==> flow/design.v <==
`timescale 1ns/10ps
module  ATCONV(
	input		clk,
	input		reset,
	output 	    busy,	
	input		ready,	
	output reg	[11:0]	iaddr,
	input signed [12:0]	idata,
	output	reg 	cwr,
	output  reg	[11:0]	caddr_wr,
	output reg 	[12:0] 	cdata_wr,
	output	reg 	crd,
	output reg	[11:0] 	caddr_rd,
	input 	[12:0] 	cdata_rd,
	output reg 	csel
	);
	reg [2:0] cur_state, next_state;
	localparam IDLE = 3'd0;
	localparam READ_IMAGE = 3'd1;
	localparam WRITE_MEM0 = 3'd2;
	localparam READ_MEM0 = 3'd3;
	localparam WRITE_MEM1 = 3'd4;
	localparam FINISH = 3'd5;
	reg [5:0] col, row;
	reg [4:0] tempX_L0, tempY_L0;
	reg [3:0] cnt;
	wire [3:0] is_pad;
	assign is_pad[0] = (col < 6'd2);
	assign is_pad[1] = (col > 6'd61);
	assign is_pad[2] = (row < 6'd2);
	assign is_pad[3] = (row > 6'd61);
	assign busy = !(cur_state == FINISH || cur_state == IDLE);
    reg signed [12:0] kernal;
	reg signed [29:0] conv_sum;
	reg [12:0] max;
	always @(posedge clk or posedge reset) begin
		if(reset) cur_state <= IDLE; 
		else cur_state <= next_state;
	end
	always @(*) begin
		case(cur_state)
			IDLE: begin
				if(ready == 1'b1) next_state = READ_IMAGE;
				else next_state = IDLE;
			end
			READ_IMAGE: begin
				if(cnt == 4'd11) next_state = WRITE_MEM0;
				else next_state = READ_IMAGE;
			end
			WRITE_MEM0: begin
				if(row == 6'd63 && col == 6'd63) next_state = READ_MEM0;
				else next_state = READ_IMAGE;
			end
			READ_MEM0: begin
				if(cnt == 4'd5) next_state = WRITE_MEM1;
				else next_state = READ_MEM0;
			end
			WRITE_MEM1: begin
				if(row == 6'd62 && col == 6'd62) next_state = FINISH;
				else next_state = READ_MEM0;
			end
			FINISH: begin
				next_state = IDLE;
			end
			default: begin
				next_state = IDLE;
			end
		endcase
	end
	always @(posedge clk or posedge reset) begin
		if(reset) begin
			col <= 6'd0;
			row <= 6'd0;
			cnt <= 4'd0;
			tempX_L0 <= 5'd0;
			tempY_L0 <= 5'd0;
			csel <= 1'b0;
			cwr <= 1'b0;
			crd <= 1'b0;
			max <= 13'd0;
			iaddr <= 12'd0;
			caddr_rd <= 12'd0;
			caddr_wr <= 12'd0;
			cdata_wr <= 13'd0;
		end
		else begin
			case(cur_state)
				READ_IMAGE: begin
					case(cnt)
						4'd0: begin   
							case({is_pad[2], is_pad[0]})
								2'b00: iaddr <= {row-6'd2, col-6'd2};
								2'b01: iaddr <= {row-6'd2, 6'd0};
								2'b10: iaddr <= {6'd0, col-6'd2};
								2'b11: iaddr <= {6'd0, 6'd0};
						    endcase
							conv_sum <= 30'd0;
						end
						4'd1: begin   
							if(is_pad[2] == 1'b1) iaddr <= {6'd0, col};
							else iaddr <= {row-6'd2, col};
							conv_sum <= $signed(idata) * kernal;
						end
						4'd2: begin   
							case({is_pad[2], is_pad[1]})
								2'b00: iaddr <= {row-6'd2, col+6'd2};
								2'b01: iaddr <= {row-6'd2, 6'd63};
								2'b10: iaddr <= {6'd0, col+6'd2};
								2'b11: iaddr <= {6'd0, 6'd63};
							endcase
							conv_sum <= conv_sum + $signed(idata) * kernal;
						end
						4'd3: begin   
							if(is_pad[0] == 1'b1) iaddr <= {row, 6'd0};
							else iaddr <= {row, col-6'd2};
							conv_sum <= conv_sum + $signed(idata) * kernal;
						end
						4'd4: begin   
							iaddr <= {row, col};
							conv_sum <= conv_sum + $signed(idata) * kernal;
						end
						4'd5: begin   
							if(is_pad[1] == 1'b1) iaddr <= {row, 6'd63};
							else iaddr <= {row, col+6'd2};
							conv_sum <= conv_sum + $signed(idata) * kernal;
						end
						4'd6: begin   
							case({is_pad[3], is_pad[0]})
								2'b00: iaddr <= {row+6'd2, col-6'd2};
								2'b01: iaddr <= {row+6'd2, 6'd0};
								2'b10: iaddr <= {6'd63, col-6'd2};
								2'b11: iaddr <= {6'd63, 6'd0};
							endcase
							conv_sum <= conv_sum + $signed(idata) * kernal;
						end
						4'd7: begin   
							if(is_pad[3] == 1'b1) iaddr <= {6'd63, col};
							else iaddr <= {row+6'd2, col};
							conv_sum <= conv_sum + $signed(idata) * kernal;
						end
						4'd8: begin   
							case({is_pad[3], is_pad[1]})
								2'b00: iaddr <= {row+6'd2, col+6'd2};
								2'b01: iaddr <= {row+6'd2, 6'd63};
								2'b10: iaddr <= {6'd63, col+6'd2};
								2'b11: iaddr <= {6'd63, 6'd63};
							endcase
							conv_sum <= conv_sum + $signed(idata) * kernal;
						end
						4'd9: begin
							conv_sum <= conv_sum + $signed(idata) * kernal;
						end
						4'd10: begin
							conv_sum <= conv_sum + $signed(13'h1FF4);
						end
						4'd11: begin
							caddr_wr <= {row, col};
							cdata_wr <= (conv_sum[16] || conv_sum[16:4] <= 13'd11)? 13'd0 : conv_sum[16:4]-13'd11;
						end
					endcase
					if(cnt == 11) begin
						cnt <= 4'd0;
						cwr <= 1'b1;
						csel <= 1'b0;
					end
					else 
						cnt <= cnt + 4'd1;
				end
				WRITE_MEM0: begin
					cwr <= 1'b0;
					if(col == 6'd63) begin
						col <= 6'd0;
						row <= row + 6'd1;
					end
					else 
						col <= col + 6'd1;
					if(row == 6'd63 && col == 6'd63) begin
						row <= 6'd0;
						col <= 6'd0;
						cwr <= 1'b0;
						crd <= 1'b1;
						csel <= 1'b0;
					end
				end
				READ_MEM0: begin
					case(cnt)
						4'd0: begin
							caddr_rd <= {row, col};
							max <= 13'd0;
						end
						4'd1: begin
							caddr_rd <= {row, col+6'd1};
							max <= cdata_rd;
						end
						4'd2: begin
							caddr_rd <= {row+6'd1, col};
							max <= (max > cdata_rd)? max : cdata_rd; 
						end
						4'd3: begin
							caddr_rd <= {row+6'd1, col+6'd1};
							max <= (max > cdata_rd)? max : cdata_rd; 
						end
						4'd4: begin
							max <= (max > cdata_rd)? max : cdata_rd;
						end
						4'd5: begin 
							caddr_wr <= {tempY_L0, tempX_L0};
							if(max != 13'd0) begin
								if(max[3:0] != 13'd0) cdata_wr <= (max[12:4] + 1) << 4;
								else cdata_wr <= max[12:4] << 4;
							end
							else 
								cdata_wr <= 13'd0;
						end
					endcase
					if(cnt == 4'd5) begin
						cnt <= 4'd0;
						cwr <= 1'b1;
						crd <= 1'b0;
						csel <= 1'b1;
					end
					else 
						cnt <= cnt + 4'd1;
				end
				WRITE_MEM1: begin
					if(tempX_L0 == 5'd31) begin
						tempY_L0 <= tempY_L0 + 5'd1;
						tempX_L0 <= 5'd0;
					end
					else 
						tempX_L0 <= tempX_L0 + 5'd1;
					if(col == 6'd62) begin
						col <= 6'd0;
						row <= row + 6'd2;
					end
					else
						col <= col + 6'd2;
					if(row == 6'd62 && col == 6'd62) begin
						cwr <= 1'b0;
						crd <= 1'b0;
						csel <= 1'b0;
					end
					else begin
						cwr <= 1'b0;
						crd <= 1'b1;
						csel <= 1'b0;
					end
				end
				FINISH: begin
					row <= 6'd0;
					col <= 6'd0;
					tempX_L0 <= 5'd0;
					tempY_L0 <= 5'd0;
				end
			endcase
		end
	end
	always @(*) begin
		case(cnt)
			4'd1: kernal = 13'h1FFF;
			4'd2: kernal = 13'h1FFE;
			4'd3: kernal = 13'h1FFF;
			4'd4: kernal = 13'h1FFC;
			4'd5: kernal = 13'h0010;
			4'd6: kernal = 13'h1FFC;
			4'd7: kernal = 13'h1FFF;
			4'd8: kernal = 13'h1FFE;
			4'd9: kernal = 13'h1FFF;
			default: kernal = 13'h0;
		endcase
	end
endmodule
# Step by step through the tools: ATCONV
# What the tools print for ATCONV, step after step.
# Line numbers count from 1 in the design file above.
# Operators carry their Yosys type and port widths (W data, S select, Z words).
# A cell with - has no value.
dict set report inputs {
  design {ATCONV}
  clock {clk}
  cell_library {sky130hd}
  corner {tt_025C_1v80}
}

# Word-level counts
# Yosys after proc, flatten, opt, wreduce and memory -nomap, before mapping. Memory bits, and registers merged into a memory's read port (data or address), are not among the register bits. Print and check cells are not counted. Equal cells are merged and count once.
# Yosys's memory passes give these memory sizes; they may raise the number of words (mostly to a power of two), join words into wider ones and drop unused or constant bits.
dict set report word_totals {
  regBits 124
  romBits 208
  mem_count 1
  input_bits 29
  output_inout_bits 53
  wordCells 166
}
dict set report op_classes {
  add_sub_neg 13
  multipliers 1
  compare 6
  equal 40
  muxes 53
  n_logic 1
  reduce_logical 36
}
# name size width read_ports write_ports line
set mem_list {}
lappend mem_list {{(no name shown)} 16 13 1 0 259} ;# case(cnt)
# op n
set op_table {}
lappend op_table {{$mul A13 B13 Y26} 1}
lappend op_table {{$pmux W12 S4} 5}
lappend op_table {{$pmux W30 S4} 1}
lappend op_table {{$pmux W12 S9} 1}
lappend op_table {{$mux W13} 6}
lappend op_table {{$mux W12} 4}
lappend op_table {{$mux W6} 8}
lappend op_table {{$pmux W13 S3} 1}
lappend op_table {{$pmux W6 S3} 2}
lappend op_table {{$add A30 B26 Y30} 1}
lappend op_table {{$add A30 B5 Y30 const B} 1}
lappend op_table {{$pmux W13 S2} 1}
lappend op_table {{$eq A6 B6 Y1 const B} 4}
lappend op_table {{$pmux W12 S2} 1}
lappend op_table {{$pmux W5 S2} 2}
lappend op_table {{$reduce_and A3 Y1} 6}
lappend op_table {{$eq A2 B2 Y1 const B} 8}
lappend op_table {{$eq A4 B3 Y1 const B} 4}
lappend op_table {{$eq A4 B4 Y1 const B} 4}
lappend op_table {{$reduce_bool A4 Y1} 4}
lappend op_table {{$pmux W3 S5} 1}
lappend op_table {{$gt A13 B13 Y1} 1}
lappend op_table {{$sub A13 B4 Y13 const B} 1}
lappend op_table {{$le A13 B4 Y1 const B} 1}
lappend op_table {{$reduce_bool A13 Y1} 1}
lappend op_table {{$ne A2 B2 Y1 const B} 6}
lappend op_table {{$add A6 B1 Y6 const B} 2}
lappend op_table {{$add A6 B2 Y6 const B} 2}
# Other operator kinds: 38; their cells: 70.

# Longest topological paths
# Depth = most cells in a row (Yosys ltp): at word level without a register or memory, in the mapped netlist without a sequential cell, where the memories' decode and read muxes count.
dict set report logic_depth {
  word_depth 5
  ABC_AREA 0
  depth_mapped 33
  ltp_nobuf 33
}

# Mapped cells and area
# The flow's flattened synthesis, as Yosys stat reports it; memories are mapped. The netlist is that of the ABC_AREA named above (0 if unset); the other value can give another one.
# Totals and module areas in this step are rounded.
dict set report synth_totals {
  cells 1326
  area_um2 11600
  seq_area_um2 2940
  flip_flops 114
  buffers 65
}
# cell n type_area_um2
set by_type {}
lappend by_type {sky130_fd_sc_hd__dfrtp_1 96 2.4E+03}
lappend by_type {sky130_fd_sc_hd__ha_1 125 1564}
lappend by_type {sky130_fd_sc_hd__fa_1 66 1.32E+03}
lappend by_type {sky130_fd_sc_hd__inv_1 143 536.765}
lappend by_type {sky130_fd_sc_hd__edfxtp_1 17 510.49}
lappend by_type {sky130_fd_sc_hd__nand2_1 127 476.707}
lappend by_type {sky130_fd_sc_hd__xnor2_1 53 464.195}
lappend by_type {sky130_fd_sc_hd__o21ai_0 80 400.384}
lappend by_type {sky130_fd_sc_hd__a21oi_1 79 395.379}
lappend by_type {sky130_fd_sc_hd__mux2i_1 36 360.346}
lappend by_type {sky130_fd_sc_hd__nor2_1 78 292.781}
lappend by_type {sky130_fd_sc_hd__clkbuf_1 61 228.97}
lappend by_type {sky130_fd_sc_hd__xor2_1 23 201.443}
lappend by_type {sky130_fd_sc_hd__and2_1 31 193.936}
lappend by_type {sky130_fd_sc_hd__a21o_1 21 157.651}
lappend by_type {sky130_fd_sc_hd__nor3_1 29 145.139}
lappend by_type {sky130_fd_sc_hd__nand2b_1 22 137.632}
lappend by_type {sky130_fd_sc_hd__nor2b_1 21 131.376}
# Other cell types: 57; their cells: 218.

# Path before layout
# Source: OpenSTA report_checks on the synthesized netlist (no wires, ideal clock, input and output delay 20% of the period each), path of least setup slack; recovery checks are left aside. Register names are those of the netlist, which keeps one name where synthesis merged equal registers.
dict set report synth_timing {
  kind {in2reg}
  from {input idata[4]}
  to {register conv_sum[16]}
  period_ns 10.0
  input_delay_ns 2.000
  setup_time_ns 0.265
  launch_ns 2.000
  arrival_time_ns 7.906
  required_time_ns 9.735
  setup_slack_ns 1.829
  delay_ns 6.171
  path_stages 28
  n_path_buf 2
  synth_period_reached_ns 8.171
}
# "delay_ns" is the arrival time less input delay plus setup time.
# "path_stages" counts driving pins, that of a launching flip-flop among them; a cell with two outputs on the path counts twice.
# "synth_period_reached_ns" = period - worst setup slack (recovery checks aside). The figure is calculated, with input and output delays left at 20% of the set period.
# The rows between start and end are the longest chain of elaborated cells between them; the timing report does not say that the signal goes this way. Where chains are equally long, one stands for them.
# A line is the first line of the expression or statement that the cell stems from. Yosys adds cells for indexed reads and writes and turns some case tables into memories.
# A register here has more assigning lines than the two given.
dict set report synth_via {
  path_cell_list {sky130_fd_sc_hd__clkbuf_1 > sky130_fd_sc_hd__clkbuf_1 > sky130_fd_sc_hd__xnor2_1 > sky130_fd_sc_hd__nor2_1 > sky130_fd_sc_hd__ha_1 > sky130_fd_sc_hd__inv_1 > sky130_fd_sc_hd__fa_1 > sky130_fd_sc_hd__inv_1 > sky130_fd_sc_hd__fa_1 > sky130_fd_sc_hd__ha_1 > sky130_fd_sc_hd__fa_1 > sky130_fd_sc_hd__ha_1 > sky130_fd_sc_hd__ha_1 > sky130_fd_sc_hd__nor2b_1 > sky130_fd_sc_hd__o21ai_0 > sky130_fd_sc_hd__nand2_1 > sky130_fd_sc_hd__a21o_1 > sky130_fd_sc_hd__a21o_1 > sky130_fd_sc_hd__a21o_1 > sky130_fd_sc_hd__a21oi_1 > sky130_fd_sc_hd__xnor2_1 > sky130_fd_sc_hd__ha_1 > sky130_fd_sc_hd__or3_1 > sky130_fd_sc_hd__o21ba_2 > sky130_fd_sc_hd__a21o_1 > sky130_fd_sc_hd__a21oi_1 > sky130_fd_sc_hd__xor2_1 > sky130_fd_sc_hd__o21ai_1}
  elab_chain_cells 3
  cone_cells 3
  cone_classes {add/sub: 1; mul: 1; mux: 1}
}
# item line
set synth_rtl {}
lappend synth_rtl {{from (decl)} 8} ;# input signed [12:0] idata,
lappend synth_rtl {{$mul A13 B13 Y26} 151} ;# conv_sum <= conv_sum + $signed(idata) * kernal;
lappend synth_rtl {{$add A30 B26 Y30} 151}
lappend synth_rtl {{$pmux W30 S4} 89} ;# case(cnt)
lappend synth_rtl {{to (assign)} 102} ;# conv_sum <= $signed(idata) * kernal;
lappend synth_rtl {{to (assign)} 111} ;# conv_sum <= conv_sum + $signed(idata) * kernal;
lappend synth_rtl {{to (decl)} 34} ;# reg signed [29:0] conv_sum;

# Path in the finished layout
# Path of least setup slack in the final report of flow run 1 (OpenROAD, finished layout, wires in). Where an end is a register, its clock arrival counts in the times.
dict set report layout_timing {
  kind {in2reg}
  from {input idata[3]}
  to {register conv_sum[16]}
  period_ns 10.0
  input_delay_ns 2.00
  setup_time_ns 0.27
  launch_ns 2.00
  arrival_time_ns 8.46
  required_time_ns 10.16
  setup_slack_ns 1.71
  path_stages 28
  n_path_buf 2
}
# The rows between start and end are the longest chain of elaborated cells between them; the timing report does not say that the signal goes this way. Where chains are equally long, one stands for them.
# A register here has more assigning lines than the two given.
dict set report layout_via {
  path_cell_list {sky130_fd_sc_hd__clkdlybuf4s50_1 > sky130_fd_sc_hd__buf_4 > sky130_fd_sc_hd__xor2_2 > sky130_fd_sc_hd__and2_2 > sky130_fd_sc_hd__ha_1 > sky130_fd_sc_hd__a21oi_2 > sky130_fd_sc_hd__fa_1 > sky130_fd_sc_hd__inv_1 > sky130_fd_sc_hd__fa_1 > sky130_fd_sc_hd__ha_1 > sky130_fd_sc_hd__fa_1 > sky130_fd_sc_hd__ha_1 > sky130_fd_sc_hd__ha_2 > sky130_fd_sc_hd__nor2b_1 > sky130_fd_sc_hd__o21ai_0 > sky130_fd_sc_hd__nand2_1 > sky130_fd_sc_hd__a21o_1 > sky130_fd_sc_hd__a21o_1 > sky130_fd_sc_hd__a21o_1 > sky130_fd_sc_hd__a21oi_1 > sky130_fd_sc_hd__xnor2_1 > sky130_fd_sc_hd__ha_1 > sky130_fd_sc_hd__or3_1 > sky130_fd_sc_hd__o21ba_2 > sky130_fd_sc_hd__a21o_1 > sky130_fd_sc_hd__a21oi_2 > sky130_fd_sc_hd__xor2_1 > sky130_fd_sc_hd__o21ai_1}
  elab_chain_cells 3
  cone_cells 3
  cone_classes {add/sub: 1; mul: 1; mux: 1}
}
# item line
set layout_rtl {}
lappend layout_rtl {{from (decl)} 8} ;# input signed [12:0] idata,
lappend layout_rtl {{$mul A13 B13 Y26} 151} ;# conv_sum <= conv_sum + $signed(idata) * kernal;
lappend layout_rtl {{$add A30 B26 Y30} 151}
lappend layout_rtl {{$pmux W30 S4} 89} ;# case(cnt)
lappend layout_rtl {{to (assign)} 102} ;# conv_sum <= $signed(idata) * kernal;
lappend layout_rtl {{to (assign)} 111} ;# conv_sum <= conv_sum + $signed(idata) * kernal;
lappend layout_rtl {{to (decl)} 34} ;# reg signed [29:0] conv_sum;

# Top module ATCONV; platform sky130hd; tools Yosys and OpenROAD; 5 stored runs in no particular order. Input and output delays are each 20% of the period that was set; the output load is 0.01 pF.
# "achieved_clock_period_ns": clock period set for the run, less the worst setup slack. It is reckoned from that one timing run; input and output delays stay at 20% of the period that was set.
# By "critical_path_time_ns" is meant the share of the clock period that the worst setup path is allowed (20% is reserved at inputs, 20% at outputs), minus its slack. Clock arrival times at its registers enter into it.
# The measured numbers are rounded.
run="flow run 1" settings ABC_AREA=0 CAP_MARGIN=5 CELL_PAD_IN_SITES_GLOBAL_PLACEMENT=1 CORE_ASPECT_RATIO=1.12 CORE_MARGIN=9 CORE_UTILIZATION=22 CTS_CLUSTER_DIAMETER=245 CTS_CLUSTER_SIZE=18 GPL_ROUTABILITY_DRIVEN=1 GPL_TIMING_DRIVEN=0 MAX_ROUTING_LAYER="met5" MIN_ROUTING_LAYER="met2" PLACE_DENSITY_LB_ADDON=0.27 SETUP_SLACK_MARGIN=1.37 TNS_END_PERCENT=15 period_ns=10.0 SLEW_MARGIN=20
run="flow run 1" results post_route_stdcell_area_um2=14000 die_footprint_um2=61500 yosys_chip_area_um2=11600 finalUtil_frac=0.269 setup_worst_slack_ns=1.71 final_setup_tns_ns=0.000 critical_path_time_ns=6.29 worst_path_kind="in2reg" achieved_clock_period_ns=8.292
run="flow run 2" settings ABC_AREA=0 CORE_ASPECT_RATIO=1.72 CORE_UTILIZATION=22 CTS_CLUSTER_DIAMETER=42 CTS_CLUSTER_SIZE=20 GPL_ROUTABILITY_DRIVEN=1 MIN_ROUTING_LAYER="met1" PLACE_DENSITY_LB_ADDON=0.22 SLEW_MARGIN=5 period_ns=9.15 CAP_MARGIN=20 CORE_MARGIN=2
run="flow run 2" results die_footprint_um2=54800 finalUtil_frac=0.264 yosys_chip_area_um2=11600 critical_path_time_ns=6.55 worst_path_kind="in2reg" achieved_clock_period_ns=8.381 setup_worst_slack_ns=0.769 final_setup_tns_ns=0.000 post_route_stdcell_area_um2=13800
run="flow run 3" settings CELL_PAD_IN_SITES_DETAIL_PLACEMENT=2 CELL_PAD_IN_SITES_GLOBAL_PLACEMENT=1 CORE_MARGIN=5 CORE_UTILIZATION=32 CTS_CLUSTER_DIAMETER=333 PLACE_DENSITY=0.7 SETUP_SLACK_MARGIN=1.12 SLEW_MARGIN=40 period_ns=6.36 CAP_MARGIN=20
run="flow run 3" results die_footprint_um2=40300 post_route_stdcell_area_um2=15600 final_setup_tns_ns=-5.53 achieved_clock_period_ns=7.368 setup_worst_slack_ns=-1.01 yosys_chip_area_um2=11600 critical_path_time_ns=7.37 worst_path_kind="reg2reg" finalUtil_frac=0.438
run="flow run 4" settings CAP_MARGIN=10 CELL_PAD_IN_SITES_DETAIL_PLACEMENT=2 CELL_PAD_IN_SITES_GLOBAL_PLACEMENT=0 CORE_MARGIN=2 CORE_UTILIZATION=48 MAX_ROUTING_LAYER="met5" PLACE_DENSITY=0.45 SETUP_SLACK_MARGIN=2.36 period_ns=15.2 SLEW_MARGIN=20
run="flow run 4" outcome="incomplete, clock tree synthesis halted on DPL-0033"
run="flow run 5" settings ABC_AREA=1 CAP_MARGIN=30 CELL_PAD_IN_SITES_DETAIL_PLACEMENT=0 CORE_MARGIN=5 CORE_UTILIZATION=57 CTS_CLUSTER_DIAMETER=44 MAX_ROUTING_LAYER="met5" MIN_ROUTING_LAYER="met1" SETUP_SLACK_MARGIN=-0.38 TNS_END_PERCENT=80 period_ns=5.85 SLEW_MARGIN=20
run="flow run 5" results achieved_clock_period_ns=6.905 critical_path_time_ns=5.74 worst_path_kind="in2reg" setup_worst_slack_ns=-1.06 yosys_chip_area_um2=11600 final_setup_tns_ns=-5.71 finalUtil_frac=0.771 post_route_stdcell_area_um2=15500 die_footprint_um2=23400
